==> flow/design.v <==
module mult32(input clk,
	      input rst,
	      input en,
	      input [31:0] a,
	      input [31:0] b,
	      output [31:0] z,
				output output_ready);
reg [49:0] temp_out ;
reg s_a, s_b, s_z;
reg [9:0] e_a, e_b, e_z;
reg [23:0] m_a, m_b, m_z;
reg guard, round, lonz;
reg [31:0] Z, temp2;
reg out_ready;
reg [31:0] z_q;
reg out_ready_q;
reg [5:0] diff2;
reg [15:0] val16;
reg [7:0] val8;
reg [3:0] val4;
always@(posedge clk)
begin
	if(rst == 1)
	begin
		Z = 32'd0;
		out_ready = 0;
	end
	else if(en == 0)
	begin
		out_ready = 0;
	end
	else if(en == 1)
	begin 
		s_a = a[31];
		s_b = b[31];
		e_a = a[30:23] - 127;
		e_b = b[30:23] - 127;
		m_a[22:0] = a[22:0];
		m_b[22:0] = b[22:0];
		m_a[23] = 1;
		m_b[23] = 1;
		if((e_a == 128 && m_a[22:0] != 0) || (e_b == 128 && m_b[22:0] != 0))
		begin
			Z[31] = 1;
			Z[30:23] = 8'hff;
			Z[22] = 1;
			Z[21:0] = 0;
			out_ready = 1;
		end
		else if(e_a == 128)
		begin
			if(($signed(e_b) == -127) && (m_b[22:0] == 0))
			begin
				Z[31] = 1;
				Z[30:23] = 8'hff;
				Z[22] = 1;
				Z[21:0] = 0;
				out_ready = 1;
			end
			else
			begin
				Z[31] = s_a ^ s_b;
				Z[30:23] = 8'hff;
				Z[22:0] = 0;
				out_ready = 1;
			end
		end
		else if(e_b == 128)
		begin
			if(($signed(e_a) == -127) && (m_a[22:0] == 0))
			begin
				Z[31] = 1;
				Z[30:23] = 8'hff;
				Z[22] = 1;
				Z[21:0] = 0;
				out_ready = 1;
			end
			else
			begin
				Z[31] = s_a ^ s_b;
				Z[30:23] = 8'hff;
				Z[22:0] = 0;
				out_ready = 1;
			end
		end
		else if($signed(e_a) == -127 && m_a[22:0] == 23'd0)  	
		begin	   
			Z[31] = s_a ^ s_b;
			Z[30:23] = 0;
			Z[22:0] = 0;
			out_ready = 1;
		end
		else if($signed(e_b) == -127 && m_b[22:0] == 23'd0)	
		begin	   
			Z[31] = s_a ^ s_b;
			Z[30:23] = 0;
			Z[22:0] = 0;
			out_ready = 1;
		end
		else
		begin
			s_z = s_a ^ s_b;
			e_z = e_a + e_b + 1;
			temp_out = m_a * m_b * 4;
			m_z = temp_out [49:26];
			guard = temp_out [25];
			round = temp_out [24];
			lonz = (temp_out[23:0] != 0);
			if(m_z[23] == 0)
			begin
				temp2 [23:0] = m_z[23:0];
				temp2 [31:24] = 0;
				if (temp2 == 0)
				begin 
					diff2 = 32;
				end
				else
				begin
    			diff2[5] = 1'b0;
  		  	diff2[4] = (temp2[31:16] == 16'b0);
    			val16 = diff2[4] ? temp2[15:0] : temp2[31:16];
    			diff2[3] = (val16[15:8] == 8'b0);
    			val8 = diff2[3] ? val16[7:0] : val16 [15:8];
    			diff2[2] = (val8[7:4] == 4'b0);
    			val4 = diff2[2] ? val8[3:0] : val8[7:4];
    			diff2[1] = (val4[3:2] == 2'b0);
    			diff2[0] = diff2[1] ? ~val4[1] : ~val4[3];
				end
				m_z = m_z << (diff2 - 8);
				e_z = e_z - (diff2 - 8);
			end
			if (guard && (round | lonz | m_z[0]))
			begin
				m_z = m_z + 1;
				if(m_z == 24'hffffff)
				begin
					e_z = e_z + 1;
				end
			end
			Z[22:0] = m_z [22:0];
			Z[31:23] = e_z [7:0] + 127;	
			Z[31] = s_z;
			if($signed(e_z) < -126)
			begin
				Z[31:0] = 0; 
			end
			if($signed(e_z) == -126 && m_z[23] == 0)
			begin
				Z[30:23] = 0;
			end	
			if($signed(e_z) > 127)
			begin
				Z[22:0] = 0;
				Z[30:23] = 8'hff;
				Z[31] = s_z;
			end
			out_ready = 1;		
		end
	end
	z_q <= Z;
	out_ready_q <= out_ready;
end
assign z = z_q;
assign output_ready = out_ready_q;
endmodule	
module adder32(input clk,
						 input rst,
						 input en,
						 input [31:0] a,
						 input [31:0] b,
						 output [31:0] z,
						 output output_ready);
reg s_a, s_b, s_z;
reg [9:0] e_a, e_b, e_z, e_min, diff;
reg [26:0] m_a, m_b;
reg [23:0] m_z;
reg [27:0] temp;
reg guard, round, lonz;
reg [31:0] Z, temp2;
reg out_ready;
reg [31:0] z_q;
reg out_ready_q;
reg [5:0] diff2;
reg [15:0] val16;
reg [7:0] val8;
reg [3:0] val4;
always@(posedge clk)
begin		
	if(rst == 1)
	begin
		diff = 0;
		diff2 = 0;
		Z = 32'd0;
		out_ready = 0;
		temp = 0;
	end
	else if (en == 0)
	begin
		out_ready = 0;
	end
	else if (en == 1)
	begin
		s_a = a[31];
		s_b = b[31];
		e_a = a[30:23] - 127;
		e_b = b[30:23] - 127;
		m_a[26] = 1;
		m_b[26] = 1;
		m_a [25:3]= a[22:0];
		m_b [25:3]= b[22:0];
		m_a [2:0] = 3'd0;
		m_b [2:0] = 3'd0;
		if((e_a == 128 && m_a[25:0] != 0) || (e_b == 128 && m_b[25:0] != 0))
		begin
			Z[31] = 1;
			Z[30:23] = 8'hff;
			Z[22] = 1;
			Z[21:0] = 0;
			out_ready = 1;
		end
		else if(e_a == 128)
		begin
			Z[31] = s_a;
			Z[30:23] = 8'hff;
			Z[22:0] = 0;
			out_ready = 1;
		end
		else if(e_b == 128)
		begin
			Z[31] = s_b;
			Z[30:23] = 8'hff;
			Z[22:0] = 0;
			out_ready = 1;
		end
		else if(($signed(e_a) == -127 && m_a[25:0] == 0) && ($signed(e_b) == -127 && m_b[25:0] == 0))
		begin	   
			Z[31] = s_a & s_b;
			Z[30:23] = 0;
			Z[22:0] = 0;
			out_ready = 1;
		end
		else if($signed(e_a) == -127 && m_a[25:0] == 0) 	
		begin	   
			Z[31] = s_b;
			Z[30:23] = e_b[7:0] + 127;
			Z[22:0] = m_b[25:3];
			out_ready = 1;
		end
		else if($signed(e_b) == -127 && m_b[25:0] == 0)  	
		begin	   
			Z[31] = s_a;
			Z[30:23] = e_a[7:0] + 127;
			Z[22:0] = m_a[25:3];
			out_ready = 1;
		end
		else if(($signed(e_a) == $signed(e_b)) && (m_a == m_b) && (s_a != s_b))			
		begin
			Z[31] = 0;
			Z[30:23] = 0;
			Z[22:0] = 0;
			out_ready = 1;
		end
		else
		begin
			if($signed(e_a) > $signed(e_b))
			begin
				diff = e_a - e_b;
				e_b = e_b + diff;
				m_b = m_b >> diff;
				m_b[0] = m_b[0] | m_b[1];
			end
			else if ($signed(e_a) < $signed(e_b))
			begin
				diff = e_b - e_a;
				e_a = e_a + diff;
				m_a = m_a >> diff;
				m_a[0] = m_a[0] | m_a[1];
			end
			e_z = e_a;
			if(s_a == s_b)
			begin
				temp = m_a + m_b;
				s_z = s_a;
			end
			else
			begin
				if(m_a >= m_b)
				begin
					temp = m_a - m_b;
					s_z = s_a;
				end
				else
				begin
					temp = m_b - m_a;
					s_z = s_b;
				end
			end
			if(temp[27] == 1)
			begin
				m_z = temp[27:4];
				e_z = e_z + 1;
				guard = temp[3];
				round = temp[2];
				lonz = temp[1] | temp[0];
			end
			else
			begin
				m_z = temp[26:3];
				guard = temp[2];
				round = temp[1];
				lonz = temp[0];
				m_z[0] = guard;
			end
			if(m_z [23] == 0)
			begin
				temp2 [23:0] = m_z;
				temp2 [31:24] = 0;
				if (temp2 == 0)
				begin 
					diff2 = 32;
				end
				else
				begin
    			diff2[5] = 1'b0;
  		  	diff2[4] = (temp2[31:16] == 16'b0);
    			val16 = diff2[4] ? temp2[15:0] : temp2[31:16];
    			diff2[3] = (val16[15:8] == 8'b0);
    			val8 = diff2[3] ? val16[7:0] : val16 [15:8];
    			diff2[2] = (val8[7:4] == 4'b0);
    			val4 = diff2[2] ? val8[3:0] : val8[7:4];
    			diff2[1] = (val4[3:2] == 2'b0);
    			diff2[0] = diff2[1] ? ~val4[1] : ~val4[3];
				end
				m_z = m_z << (diff2 - 8);
				e_z = e_z - (diff2 - 8);
			end
			if(guard && (round | lonz | m_z[0]))
			begin
				m_z = m_z + 1;
				if(m_z == 24'hffffff)
				begin
					e_z = e_z + 1;
				end
			end
			Z[22:0] = m_z [22:0];
			Z[30:23] = e_z[7:0] + 127;	
			Z[31] = s_z;
			if($signed(e_z) < -126)
			begin
				Z[31:0] = 0; 
			end
			if($signed(e_z) == -127 && m_z[23] == 0)
				Z[30:23] = 0;
			if ($signed(e_z) == -127 && m_z[23:0] == 24'h0)
			          Z[31] = 0;  
			if($signed(e_z) > 127)
			begin
				Z[22:0] = 0;
				Z[30:23] = 8'hff;
				Z[31] = s_z;
			end
			out_ready = 1;	
		end
	end
	z_q <= Z;
	out_ready_q <= out_ready;
end
assign z = z_q;
assign output_ready = out_ready_q;
endmodule
module PE (input [31:0] x, input [31:0] w, input [31:0] acc, output reg [31:0] res, input clk, output reg [31:0] wout);
  reg [31:0] S1;
  wire [31:0] addout,multout;
  always @(posedge clk) begin
    res <= addout;
    wout <= w;
  end
mult32 m1(.clk(clk),.en(1'b1),.rst(1'b0),.a(x),.b(w),.z(multout),.output_ready());
adder32 a1(.clk(clk),.en(1'b1),.rst(1'b0),.a(multout),.b(acc),.z(addout),.output_ready());
endmodule
# From RTL to reports: PE
# Tool output for the design above before and after an edit, in the order of the flow.
# "before" refers to lines of the RTL above, "after" to lines of the edited file.
# "change": "after" minus "before" as printed here. "change_rel_pct": 100 x difference / "before".
# Operators carry their Yosys type and port widths (W data, S select, Z words).
# Cell names lack the library's common part.
# A cell with n/a has no value.
# design
top_module	PE
clock_port	clk
library	sky130hd
pvt_corner	tt_025C_1v80

# Diff
# Unified diff, file above to edited file.
# The edit is scripted: it alters the design's behaviour and was not made to optimise anything.
# begin of diff
@@ -299,5 +299,5 @@
 			begin
 				m_z = temp[27:4];
-				e_z = e_z + 1;
+				e_z = e_z - 1;
 				guard = temp[3];
 				round = temp[2];
# end of diff

# Elaborated design
# Yosys after proc, flatten, opt, wreduce and memory -nomap, before mapping. Memory bits, and registers merged into a memory's read port (data or address), are not among the register bits. Print and check cells are not counted. Equal cells are merged and count once.
# op_classes
item	before	after	change	change_rel_pct
n_logic	15	15	0	0.00
n_addsub	25	25	0	0.00
reduce_and_logical	42	42	0	0.00
multipliers	1	1	0	0.00
cmp	7	7	0	0.00
shift	4	4	0	0.00
muxes	295	295	0	0.00
n_eq	16	16	0	0.00
# op_table
op	before	after	change	change_rel_pct
$add A10 B1 Y10 const B	4	3	-1	-25.00
$sub A10 B1 Y10 const B	0	1	1	n/a
# Unchanged operator kinds not shown: 52.
# bits
item	before	after	change	change_rel_pct
ff_bits	128	128	0	0.00
output_inout_bits	64	64	0	0.00

# Longest topological paths
# Depth = most cells in a row (Yosys ltp): at word level without a register or memory, in the mapped netlist without a sequential cell, where the memories' decode and read muxes count.
# depth
item	before	after	change	change_rel_pct
ltp_word	79	79	0	0.00
abc_area	0	0	n/a	n/a
mapped_depth	74	75	1	1.35

# Netlist
# The flow's flattened synthesis, as Yosys stat reports it; memories are mapped. The netlist is that of the ABC_AREA named above (0 if unset); the other value can give another one.
# synth_totals
item	before	after	change	change_rel_pct
area_um2	43555.5	43526.7	-28.8	-0.07
flip_flops	128	128	0	0.00
buffers	332	299	-33	-9.94
seqArea_um2	2562.5	2562.5	0.0	0.00
cell_count	5783	5727	-56	-0.97
# types
cell_type	before	after	change	change_rel_pct
nor2_1	425	391	-34	-8.00
a21oi_1	315	284	-31	-9.84
clkbuf_1	262	234	-28	-10.69
nand3_1	159	137	-22	-13.84
o31ai_1	29	48	19	65.52
nand4_1	66	84	18	27.27
xnor2_1	176	160	-16	-9.09
o22ai_1	30	46	16	53.33
nand2_1	717	702	-15	-2.09
a22oi_1	11	26	15	136.36
a21o_1	70	83	13	18.57
or3_1	39	52	13	33.33
a211o_1	28	15	-13	-46.43
and2_1	273	261	-12	-4.40
a32oi_1	21	9	-12	-57.14
a211oi_1	74	63	-11	-14.86
xor2_1	62	73	11	17.74
o221ai_1	13	24	11	84.62
# Unchanged cell types not shown: 26.
# The list need not be complete.
# The figures by module come from a second, unflattened synthesis with its own total; it is not the netlist above.
# unflattened
item	before	after	change	change_rel_pct
cells_unflattened	6136	5968	-168	-2.74
area_unflattened_um2	46320.7	45269.7	-1051.0	-2.27
# Each row is one instance without its submodules.
# by_module_before
mod	n_cells	instances	area_um2
mult32	3112	1	25938.6
adder32	2958	1	19093.3
PE	66	1	1288.7
# by_module_after
mod	n_cells	instances	area_um2
mult32	3112	1	25938.6
adder32	2790	1	18042.3
PE	66	1	1288.7

# Path before layout
# OpenSTA on the mapped netlist: ideal clock, no wires. The path of least setup slack (recovery checks aside). Input and output delay are each 20% of the period. Register names are those of the netlist, which keeps one name where synthesis merged equal registers.
# synth_timing
item	before	after	change	change_rel_pct
path_kind	input-to-reg	input-to-reg	n/a	n/a
start	in acc[27]	in w[12]	n/a	n/a
end	reg a1.z_q[28]	reg m1.z_q[19]	n/a	n/a
t_first_pin_ns	3.600	3.600	0.000	0.00
clock_period_ns	18.0	18.0	0.0	0.00
arrival_ns	16.735	16.535	-0.200	-1.20
slack_ns	1.207	1.400	0.193	n/a
setup_ns	0.058	0.066	0.008	n/a
path_stages	71	51	-20	-28.17
delay_ns	13.193	13.001	-0.192	-1.46
period_less_setup_slack_ns	16.793	16.6	-0.193	-1.15
# "delay_ns" = arrival - input delay + setup time.
# "path_stages" counts driving pins, that of a launching flip-flop among them; a cell with two outputs on the path counts twice.
# "period_less_setup_slack_ns" = period - worst setup slack (recovery checks aside). The figure is calculated, with input and output delays left at 20% of the set period.
# The rows between start and end are the longest chain of elaborated cells between them; the timing report does not say that the signal goes this way. Where chains are equally long, one stands for them.
# A line is the first line of the expression or statement that the cell stems from. Yosys adds cells for indexed reads and writes and turns some case tables into memories.
# synth_via_before
cell_sequence	buf_2 nand2_1 nor2_1 xnor2_1 inv_1 ha_1 inv_1 nor3_1 a221o_1 o211ai_2 a31o_2 buf_2 nor2_1 clkbuf_1 buf_1 buf_1 a21oi_1 nand2_1 [35 not listed] ha_1 and2_1 and2_1 buf_2 xnor2_1 nand4_1 a2111oi_0 nand3_1 nor3_1 xnor2_1 inv_1 ha_1 nand2_1 o211a_1 a2111oi_2 or4_1 a31oi_1 a211o_1
elab_chain_cells	77
# synth_lines_before
item	line	text
from (decl)	371	module PE (input [31:0] x, input [31:0] w, input [31:0] acc, output reg [31:0] res, input clk, output reg [31: ...
$sub A8 B7 Y9	206	e_b = b[30:23] - 127;
$sub A9 B9 Y10	274	diff = e_b - e_a;
$shr A27 B10 Y27	276	m_a = m_a >> diff;
$or A1 B1 Y1	277	m_a[0] = m_a[0] | m_a[1];
$mux W1	272	else if ($signed(e_a) < $signed(e_b))
$mux W27	265	if($signed(e_a) > $signed(e_b))
$mux W27	256	else if(($signed(e_a) == $signed(e_b)) && (m_a == m_b) && (s_a != s_b))
[63 not listed]	n/a
$mux W32	348	if($signed(e_z) < -126)
$mux W8	352	if($signed(e_z) == -127 && m_z[23] == 0)
$mux W8	356	if($signed(e_z) > 127)
$mux W8	256
$mux W8	249	else if($signed(e_b) == -127 && m_b[25:0] == 0)
$mux W8	242	else if($signed(e_a) == -127 && m_a[25:0] == 0)
$mux W8	235	else if(($signed(e_a) == -127 && m_a[25:0] == 0) && ($signed(e_b) == -127 && m_b[25:0] == 0))
to (assign)	365	z_q <= Z;
to (decl)	181	reg [31:0] z_q;
# synth_via_after
cell_sequence	clkbuf_1 clkbuf_1 nand2_1 fa_1 inv_1 fa_1 inv_1 fa_1 inv_1 fa_1 fa_1 fa_1 fa_1 ha_1 a21o_1 a21o_1 a21o_1 a21o_1 [15 not listed] nand2_1 inv_2 buf_2 a211oi_1 a2111oi_0 o32ai_1 nor4_1 nand4_1 a21boi_1 nand2b_1 a2111oi_2 nand2_1 xor2_1 nand3_1 o21bai_1 or4_1 clkbuf_1 nor2_1
elab_chain_cells	35
# synth_lines_after
item	line	text
from (decl)	371	module PE (input [31:0] x, input [31:0] w, input [31:0] acc, output reg [31:0] res, input clk, output reg [31: ...
$mul A24 B24 Y48	104	temp_out = m_a * m_b * 4;
$logic_not A8 Y1	120	diff2[4] = (temp2[31:16] == 16'b0);
$mux W16	121	val16 = diff2[4] ? temp2[15:0] : temp2[31:16];
$logic_not A8 Y1	122	diff2[3] = (val16[15:8] == 8'b0);
$mux W8	123	val8 = diff2[3] ? val16[7:0] : val16 [15:8];
$logic_not A4 Y1	124	diff2[2] = (val8[7:4] == 4'b0);
$mux W4	125	val4 = diff2[2] ? val8[3:0] : val8[7:4];
[21 not listed]	n/a
$mux W10	93	else if($signed(e_b) == -127 && m_b[22:0] == 23'd0)
$mux W10	86	else if($signed(e_a) == -127 && m_a[22:0] == 23'd0)
$mux W10	68	else if(e_b == 128)
$mux W10	50	else if(e_a == 128)
$mux W10	42	if((e_a == 128 && m_a[22:0] != 0) || (e_b == 128 && m_b[22:0] != 0))
$gt A10 B8 Y1	151	if($signed(e_z) > 127)
$reduce_or A7 Y1	n/a
to (assign)	160	z_q <= Z;
to (decl)	15	reg [31:0] z_q;

# Worst path after layout
# Path of least setup slack in the final report of the runs of pair A (OpenROAD, finished layout, wires in). Where an end is a register, its clock arrival counts in the times.
# layout_timing
item	before	after	change	change_rel_pct
path_kind	input-to-reg	input-to-reg	n/a	n/a
start	in acc[24]	in acc[24]	n/a	n/a
end	reg a1.z_q[28]	reg a1.z_q[31]	n/a	n/a
t_first_pin_ns	3.52	3.52	0.00	0.00
clock_period_ns	17.6	17.6	0.0	0.00
slack_ns	0.58	0.69	0.11	n/a
arrival_ns	17.43	17.27	-0.16	-0.92
setup_ns	0.05	0.12	0.07	n/a
path_stages	69	59	-10	-14.49
# The rows between start and end are the longest chain of elaborated cells between them; the timing report does not say that the signal goes this way. Where chains are equally long, one stands for them.
# layout_via_before
cell_sequence	clkdlybuf4s50_1 nand3_2 buf_4 xnor2_1 ha_1 buf_4 nor2_1 a21oi_1 maj3_1 a21oi_1 o31ai_2 xnor2_1 nand4bb_1 buf_4 o22ai_1 buf_12 and4_1 a21oi_1 [33 not listed] a211oi_1 buf_4 a21boi_0 buf_4 o32ai_1 and3_1 nor2_1 nor3_1 buf_4 xnor2_1 inv_1 ha_1 nand2_1 o211a_1 a2111oi_2 or4_1 a31oi_1 a211o_1
elab_chain_cells	77
# layout_lines_before
item	line	text
from (decl)	371	module PE (input [31:0] x, input [31:0] w, input [31:0] acc, output reg [31:0] res, input clk, output reg [31: ...
$sub A8 B7 Y9	206	e_b = b[30:23] - 127;
$sub A9 B9 Y10	274	diff = e_b - e_a;
$shr A27 B10 Y27	276	m_a = m_a >> diff;
$or A1 B1 Y1	277	m_a[0] = m_a[0] | m_a[1];
$mux W1	272	else if ($signed(e_a) < $signed(e_b))
$mux W27	265	if($signed(e_a) > $signed(e_b))
$mux W27	256	else if(($signed(e_a) == $signed(e_b)) && (m_a == m_b) && (s_a != s_b))
[63 not listed]	n/a
$mux W32	348	if($signed(e_z) < -126)
$mux W8	352	if($signed(e_z) == -127 && m_z[23] == 0)
$mux W8	356	if($signed(e_z) > 127)
$mux W8	256
$mux W8	249	else if($signed(e_b) == -127 && m_b[25:0] == 0)
$mux W8	242	else if($signed(e_a) == -127 && m_a[25:0] == 0)
$mux W8	235	else if(($signed(e_a) == -127 && m_a[25:0] == 0) && ($signed(e_b) == -127 && m_b[25:0] == 0))
to (assign)	365	z_q <= Z;
to (decl)	181	reg [31:0] z_q;
# layout_via_after
cell_sequence	clkdlybuf4s50_1 ha_1 nand2_1 o21a_1 nor2_1 inv_1 ha_1 o2111a_1 or2_2 o2111a_1 or3_1 o211a_1 buf_4 o21ai_0 or3_1 a31oi_2 a22o_2 ha_1 [23 not listed] nand3_1 a21oi_1 buf_4 nor3_1 o21ai_1 o31ai_2 nand4_1 buf_4 o41ai_2 nand4_1 nor4_4 xor2_1 ha_1 o21ai_1 or4b_1 a21o_1 a21oi_1 o21ai_1
elab_chain_cells	79
# layout_lines_after
item	line	text
from (decl)	371	module PE (input [31:0] x, input [31:0] w, input [31:0] acc, output reg [31:0] res, input clk, output reg [31: ...
$sub A8 B7 Y9	206	e_b = b[30:23] - 127;
$sub A9 B9 Y10	274	diff = e_b - e_a;
$shr A27 B10 Y27	276	m_a = m_a >> diff;
$or A1 B1 Y1	277	m_a[0] = m_a[0] | m_a[1];
$mux W1	272	else if ($signed(e_a) < $signed(e_b))
$mux W27	265	if($signed(e_a) > $signed(e_b))
$mux W27	256	else if(($signed(e_a) == $signed(e_b)) && (m_a == m_b) && (s_a != s_b))
[65 not listed]	n/a
$mux W1	356	if($signed(e_z) > 127)
$mux W1	256
$mux W1	249	else if($signed(e_b) == -127 && m_b[25:0] == 0)
$mux W1	242	else if($signed(e_a) == -127 && m_a[25:0] == 0)
$mux W1	235	else if(($signed(e_a) == -127 && m_a[25:0] == 0) && ($signed(e_b) == -127 && m_b[25:0] == 0))
$mux W1	228	else if(e_b == 128)
$mux W1	221	else if(e_a == 128)
to (assign)	365	z_q <= Z;
to (decl)	181	reg [31:0] z_q;

# Flow runs
# Runs of the flow (Yosys, OpenROAD) on both versions; the two runs of a pair have the same settings. The constraints put input and output delay at 20% of the set period each and load the outputs with 0.01 pF.
# settings_pair_A
CORE_UTILIZATION	40
period_ns	17.6
CAP_MARGIN	20
CORE_MARGIN	2
SLEW_MARGIN	20
# results_pair_A
item	before	after	change	change_rel_pct
synth_chip_area_um2	43555.5	43526.7	-28.8	-0.07
worstSetupSlack_ns	0.584	0.692	0.108	n/a
cell_area_final_um2	51564.5	52167.5	603.0	1.17
final_hold_ws_ns	0.322	0.326	0.004	n/a
total_die_area_um2	111546.0	111473.0	-73.0	-0.07
# settings_pair_B
CELL_PAD_IN_SITES_DETAIL_PLACEMENT	1
CORE_UTILIZATION	34
CTS_CLUSTER_DIAMETER	127
GPL_ROUTABILITY_DRIVEN	1
GPL_TIMING_DRIVEN	0
MAX_ROUTING_LAYER	met5
PLACE_DENSITY_LB_ADDON	0.15
SETUP_SLACK_MARGIN	-0.09
TNS_END_PERCENT	40
period_ns	18.9
CAP_MARGIN	20
CORE_MARGIN	2
SLEW_MARGIN	20
# results_pair_B
item	before	after	change	change_rel_pct
synth_chip_area_um2	43555.5	43526.7	-28.8	-0.07
worstSetupSlack_ns	0.237	0.273	0.036	n/a
cell_area_final_um2	49547.5	49771.5	224.0	0.45
final_hold_ws_ns	0.321	0.320	-0.001	n/a
total_die_area_um2	130982.0	130899.0	-83.0	-0.06
